==> flow/design.v <==
`default_nettype none
module spm #(parameter size = 32)(
    input wire              clk, 
    input wire              rst,
    input wire              clr,
    input wire              y,
    input wire [size-1:0]   x,
    output wire             p
);
    wire[size-1:1] pp;
    wire[size-1:0] xy;
    genvar i;
    CSADD csa0 (.clk(clk), .rst(rst), .clr(clr), .x(x[0]&y), .y(pp[1]), .sum(p));
    generate 
        for(i=1; i<size-1; i=i+1) begin
            CSADD csa (.clk(clk), .rst(rst), .clr(clr), .x(x[i]&y), .y(pp[i+1]), .sum(pp[i]));
        end 
    endgenerate
    TCMP tcmp (.clk(clk), .rst(rst), .clr(clr), .a(x[size-1]&y), .s(pp[size-1]));
endmodule
module CSADD(
    input wire  clk, 
    input wire  rst,
    input wire  clr,
    input wire  x, 
    input wire  y,
    output reg  sum
);
    reg sc;
    wire hsum1, hco1;
    assign hsum1 = y ^ sc;
    assign hco1 = y & sc;
    wire hsum2, hco2;
    assign hsum2 = x ^ hsum1;
    assign hco2 = x & hsum1;
    always @(posedge clk or posedge rst) begin
        if (rst) begin
            sum <= 1'b0;
            sc <= 1'b0;
        end
        else if (clr) begin
            sum <= 1'b0;
            sc <= 1'b0;
        end
        else begin
            sum <= hsum2;
            sc <= hco1 ^ hco2;
        end
    end
endmodule
module TCMP (
    input wire  clk, 
    input wire  rst,
    input wire  clr,
    input wire  a, 
    output reg  s
);
    reg z;
    always @(posedge clk or posedge rst) begin
        if (rst) begin
            s <= 1'b0;
            z <= 1'b0;
        end
        else if (clr) begin
            s <= 1'b0;
            z <= 1'b0;
        end
        else begin
            z <= a | z;
            s <= a ^ z;
        end
    end
endmodule
`default_nettype none
module mul32 (
    input wire          clk,
    input wire          rst,
    input wire          start,
    input wire  [31:0]  mc,
    input wire  [31:0]  mp,
    output reg  [63:0]  p,
    output wire         done
);
    wire        pw;
    reg [31:0]  Y;
    reg [7:0]   cnt, ncnt;
    reg [1:0]   state, nstate;
    localparam  IDLE=0, RUNNING=1, DONE=2;
    always @(posedge clk or posedge rst)
        if(rst)
            state  <= IDLE;
        else 
            state <= nstate;
    always @*
        case(state)
            IDLE    :   if(start) nstate = RUNNING; else nstate = IDLE;
            RUNNING :   if(cnt == 64) nstate = DONE; else nstate = RUNNING; 
            DONE    :   if(start) nstate = RUNNING; else nstate = DONE;
            default :   nstate = IDLE;
        endcase
    always @(posedge clk)
        cnt <= ncnt;
    always @*
        case(state)
            IDLE    :   ncnt = 0;
            RUNNING :   ncnt = cnt + 1;
            DONE    :   ncnt = 0;
            default :   ncnt = 0;
        endcase
    always @(posedge clk or posedge rst)
        if(rst)
            Y <= 32'b0;
        else if((start == 1'b1)) 
            Y <= mp;
        else if(state==RUNNING) 
            Y <= (Y >> 1);
    always @(posedge clk) 
        if(start)
            p <= 64'b0;
        else if(state==RUNNING)
            p <= {pw, p[63:1]};
    wire y = (state==RUNNING) ? Y[0] : 1'b0;
    spm #(.size(32)) spm32(
        .clk(clk),
        .rst(rst),
        .clr(start),
        .x(mc),
        .y(y),
        .p(pw)
    );
    assign done = (state == DONE);
endmodule
`default_nettype none
module user_proj_mul32 
(
    input wb_clk_i,
    input wb_rst_i,
    input wbs_stb_i,
    input wbs_cyc_i,
    input wbs_we_i,
    input [3:0] wbs_sel_i,
    input [31:0] wbs_dat_i,
    input [31:0] wbs_adr_i,
    output reg wbs_ack_o,
    output reg [31:0] wbs_dat_o,
    output [2:0] irq
);
    reg start;
    wire done;
    wire sys_clk;
    localparam MC_OFF = 8'h00, MP_OFF = 8'h04, P0_OFF = 8'h08, P1_OFF = 8'h0C;
    reg  [31:0]         MP, MC;
    wire [63:0]         P;
    wire                valid           = wbs_stb_i & wbs_cyc_i;
    wire                we              = wbs_we_i && valid;
    wire                re              = ~wbs_we_i && valid;
    wire [3:0]          byte_wr_en      = wbs_sel_i & {4{we}}; 
    wire                we_mp_reg       = we & (wbs_adr_i[7:0] == MP_OFF);
    wire                we_mc_reg       = we & (wbs_adr_i[7:0] == MC_OFF);
    wire                re_mp_reg       = re & (wbs_adr_i[7:0] == MP_OFF);
    wire                re_mc_reg       = re & (wbs_adr_i[7:0] == MC_OFF);
    wire                re_p0_reg       = re & (wbs_adr_i[7:0] == P0_OFF);
    wire                re_p1_reg       = re & (wbs_adr_i[7:0] == P1_OFF);
    assign sys_clk = wb_clk_i;
    always @(posedge sys_clk or posedge wb_rst_i) begin  
        if(wb_rst_i)
            MC <= 32'h0;
        else if(we_mc_reg)  
            MC <= wbs_dat_i;
    end
    always @(posedge sys_clk or posedge wb_rst_i) begin  
        if(wb_rst_i)
            MP <= 32'h0;
        else if(we_mp_reg) 
            MP <= wbs_dat_i;
    end 
    always @(posedge sys_clk or posedge wb_rst_i) begin  
        if(wb_rst_i)
            wbs_ack_o <= 0;
        else
        begin
            if ((we_mc_reg || we_mp_reg || (re_p0_reg && done) || (re_p1_reg && done)))
            begin
                wbs_ack_o <=1;
            end
            else 
                wbs_ack_o <=0; 
        end
    end
    always@(posedge sys_clk or posedge wb_rst_i) begin
        if(wb_rst_i)
            wbs_dat_o <= 32'hDEADBEEF;
        else
        begin
            if (re_p0_reg)
                wbs_dat_o <= P[31:0];
            else if (re_p1_reg)
                 wbs_dat_o <= P[63:32];
            else if (re_mp_reg)
                 wbs_dat_o <= MP;
            else if (re_mc_reg)
                 wbs_dat_o <= MC;
            else
               wbs_dat_o <= 32'hDEADBEEF; 
        end
    end
    always @(posedge sys_clk) 
        start <= (we_mp_reg && wbs_ack_o) ? 1'b1 : 1'b0;
    assign irq = 3'b000;	 
    mul32 mul (
        .clk(wb_clk_i),
        .rst(wb_rst_i),
        .start(start),
        .mc(MC),
        .mp(MP),
        .p(P),
        .done(done)
    );
endmodule
======== Tool chain data of user_proj_mul32 ========
The steps from the RTL of user_proj_mul32 to its reports follow in flow order.
Lines are those of the file above, counted from 1.
Operators carry their Yosys type and port widths (W data, S select, Z words).
Cell names lack the library's common part.
Not given: n/a
set-up
  top ..................................... user_proj_mul32
  clock port .............................. wb_clk_i
  cell library ............................ sky130hd
  timing corner ........................... tt_025C_1v80

======== Elaborated design ========
Counts by Yosys on the flattened word-level netlist (proc, flatten, opt, wreduce; memories kept). Register bits leave out memories and registers merged into their read ports (data or address). Print and check cells are left out. Cells with the same type and inputs are merged into one.
storage and ports
  register bits after elaboration ......... 268
  input bits .............................. 73
  output and inout bits ................... 36
  word-level cells ........................ 365
cells by class
  add/sub/neg operators ................... 1
  equality and inequality tests ........... 6
  muxes and demuxes ....................... 77
  bitwise operators ....................... 197
  reduce/logical cells .................... 11
operators by type and width
  kind                   count
  $mux W32               6
  $and A1 B1 Y1          101
  $xor A1 B1 Y1          94
  $mux W1                68
  $eq A8 B4 Y1 const B   2
  $add A8 B1 Y8 const B  1
  $eq A8 B3 Y1 const B   1
  $eq A8 B7 Y1 const B   1
  $logic_not A8 Y1       1
  $pmux W2 S3            1
  $logic_and A1 B1 Y1    5
  $mux W2                2
  $logic_or A1 B1 Y1     3
  $eq A2 B1 Y1 const B   1
  $eq A2 B2 Y1 const B   1
  $logic_not A2 Y1       1
  $reduce_bool A2 Y1     1
  $or A1 B1 Y1           1
  $not A1 Y1             1

======== Logic depth ========
Longest topological path by Yosys (ltp), each cell counted once; first at word level (registers and memories cut), then after technology mapping (sequential cells cut; the memories' decode and read muxes count).
logic depth
  depth in word-level cells ............... 7
  ABC_AREA ................................ 0
  gate-level depth with buffers ........... 6
  mapped depth without buffers ............ 5

======== Synthesis result ========
Yosys stat after the flow's synthesis: flattened, memories mapped to cells. It holds for the ABC_AREA given above (unset counts as 0); a run with the other value may have another netlist.
Totals and module areas in this step are rounded.
mapped netlist
  cell count .............................. 858
  chip area (Yosys) ....................... 11000 um^2
  area of sequential cells ................ 6400 um^2
  mapped flip-flops ....................... 269
  buffer cells ............................ 60
cell types
  cell type  count  area in all (um^2)
  dfrtp_1    171    4.28E+03
  dfxtp_1    73     1.46E+03
  mux2i_1    95     950.912
  mux4_2     32     720.691
  dfstp_2    25     656.88
  fa_1       31     620.595
  mux2_4     29     435.418
  nor2b_1    64     400.384
  mux2_2     31     349.085
  nor2_1     71     266.506
  and3_1     31     193.936
  o21ai_0    36     180.173
  nand2b_1   25     156.4
  clkbuf_1   37     138.883
  nand2_1    33     123.869
  and2_1     9      56.304
  mux2_1     4      45.043
  buf_1      10     37.536
Other cell types: 22; their cells: 51.
By module: a second synthesis without flattening, with its own total; a netlist apart from the flattened one above.
second synthesis, totals
  cell total of the unflattened synthesis .. 884
  area (unflattened synthesis) ............ 12000 um^2
Rows give one instance, submodules left out.
modules
  module           times used  cells  area (um^2)  seq. area (um^2)
  user_proj_mul32  1           261    4400         2500
  mul32            1           394    4200         2300
  CSADD            31          6      86           50
  spm (size=32)    1           35     260          0.0
  TCMP             1           8      84           50

======== Worst setup path after synthesis ========
Path of least setup slack by OpenSTA after synthesis, without wires, with an ideal clock, recovery checks aside; 20% of the period is set as input and as output delay. Where synthesis merged equal registers, the netlist keeps one of their names.
timing path after synthesis
  path kind ............................... input to register
  from .................................... input wbs_adr_i[5]
  to ...................................... register MP[10]
  clock period ............................ 10000 ps
  input delay ............................. 2000 ps
  setup time .............................. 125 ps
  time at the first pin ................... 2000 ps
  arrival time ............................ 3647 ps
  required time ........................... 9875 ps
  slack ................................... 6228 ps
  delay of the path ....................... 1772 ps
  stages .................................. 5
  buffers on the path ..................... 2
  synthesis period reached ................ 3772 ps
"delay of the path" is the arrival time less input delay plus setup time.
"stages": output pins that drive a net of the path, with the launching flip-flop's if there is one; two outputs of one cell count as two.
"synthesis period reached" is the clock period less the worst setup slack; recovery checks do not enter. This is arithmetic on one report: input and output delays are still those of the set period (20% each).
The rows between start and end are the longest chain of elaborated cells between them; the timing report does not say that the signal goes this way. Where chains are equally long, one stands for them.
A line is the first line of the expression or statement that the cell stems from. Yosys adds cells for indexed reads and writes and turns some case tables into memories.
between the ends, after synthesis
  cells stage by stage .................... or4b_4 -> or4_1 -> buf_2 -> buf_6 -> mux2_4
  cells in the longest elaborated chain ... 2
  elaborated cells between the ends (all ways) .. 2
  those cells by class .................... eq/ne (1); logic (1)
ends and longest elaborated chain, after synthesis
  what                line  text
  start: declaration  143   input [31:0] wbs_adr_i,
  $eq A8 B3 Y1        158   wire                we_mp_reg       = we & (wbs_adr_i[7:0] == MP_OFF);
  $and A1 B1 Y1       158
  end: assignment     173   MP <= 32'h0;
  end: assignment     175   MP <= wbs_dat_i;
  end: declaration    152   reg  [31:0]         MP, MC;

======== Path in the finished layout ========
Path of least setup slack in the final report of flow run 1 (OpenROAD, finished layout, wires in). Where an end is a register, its clock arrival counts in the times.
The report prints the path's times to 10 ps; the period is as set.
timing path after layout
  path kind ............................... input to register
  from .................................... input wbs_adr_i[5]
  to ...................................... register MP[10]
  clock period ............................ 10000 ps
  input delay ............................. 2000 ps
  setup time .............................. 110 ps
  time at the first pin ................... 2000 ps
  arrival time ............................ 4890 ps
  required time ........................... 10420 ps
  slack ................................... 5520 ps
  stages .................................. 5
  buffers on the path ..................... 2
The rows between start and end are the longest chain of elaborated cells between them; the timing report does not say that the signal goes this way. Where chains are equally long, one stands for them.
between the ends, after layout
  cells stage by stage .................... clkdlybuf4s50_1 -> or4b_4 -> or4_2 -> buf_4 -> mux2_4
  cells in the longest elaborated chain ... 2
  elaborated cells between the ends (all ways) .. 2
  those cells by class .................... eq/ne (1); logic (1)
ends and longest elaborated chain, after layout
  what                line  text
  start: declaration  143   input [31:0] wbs_adr_i,
  $eq A8 B3 Y1        158   wire                we_mp_reg       = we & (wbs_adr_i[7:0] == MP_OFF);
  $and A1 B1 Y1       158
  end: assignment     173   MP <= 32'h0;
  end: assignment     175   MP <= wbs_dat_i;
  end: declaration    152   reg  [31:0]         MP, MC;

Hand-over note for user_proj_mul32

user_proj_mul32 through Yosys and OpenROAD on sky130hd: 4 stored runs, unordered, with their settings and measured results. The constraints put input and output delay at 20% of the set period each and load the outputs with 0.01 pF.
By "time on the worst setup path" is meant the share of the clock period that the worst setup path is allowed (20% is reserved at inputs, 20% at outputs), minus its slack. Clock arrival times at its registers enter into it.
"time on the worst setup path" is given in steps of 10 ps.
Measured values are rounded.

---- flow run 1 ----
settings
  CORE_UTILIZATION = 40
  period_ns = 10.0
  CAP_MARGIN = 20
  CORE_MARGIN = 2
  SLEW_MARGIN = 20
results
  chip area after synthesis (Yosys) ....... 11000 um^2
  total die area .......................... 30000 um^2
  standard-cell area after layout ......... 13000 um^2
  smallest setup slack .................... 5500 ps
  time on the worst setup path ............ 2480 ps
  critical path type ...................... input to register

---- flow run 2 ----
settings
  CORE_UTILIZATION = 22
  CTS_CLUSTER_DIAMETER = 358
  MIN_ROUTING_LAYER = met2
  PLACE_DENSITY = 0.39
  period_ns = 10.0
  CAP_MARGIN = 20
  CORE_MARGIN = 2
  SLEW_MARGIN = 20
results
  chip area after synthesis (Yosys) ....... 11000 um^2
  total die area .......................... 54000 um^2
  standard-cell area after layout ......... 14000 um^2
  smallest setup slack .................... 5600 ps
  time on the worst setup path ............ 2400 ps
  critical path type ...................... input to register

---- flow run 3 ----
settings
  CAP_MARGIN = 40
  CORE_MARGIN = 9
  CORE_UTILIZATION = 22
  CTS_CLUSTER_DIAMETER = 358
  GPL_TIMING_DRIVEN = 0
  MIN_ROUTING_LAYER = met1
  PLACE_DENSITY = 0.59
  SLEW_MARGIN = 35
  period_ns = 2.98
results
  chip area after synthesis (Yosys) ....... 11000 um^2
  total die area .......................... 61000 um^2
  standard-cell area after layout ......... 14000 um^2
  smallest setup slack .................... 310 ps
  time on the worst setup path ............ 2080 ps
  critical path type ...................... input to register

---- flow run 4 ----
settings
  CAP_MARGIN = 35
  CELL_PAD_IN_SITES_DETAIL_PLACEMENT = 2
  CELL_PAD_IN_SITES_GLOBAL_PLACEMENT = 1
  CORE_UTILIZATION = 26
  CTS_CLUSTER_DIAMETER = 35
  GPL_TIMING_DRIVEN = 0
  PLACE_DENSITY = 0.45
  TNS_END_PERCENT = 15
  period_ns = 6.8
  CORE_MARGIN = 2
  SLEW_MARGIN = 20
results
  chip area after synthesis (Yosys) ....... 11000 um^2
  total die area .......................... 46000 um^2
  standard-cell area after layout ......... 15000 um^2
  smallest setup slack .................... 3000 ps
  time on the worst setup path ............ 2480 ps
  critical path type ...................... input to register

End of note.
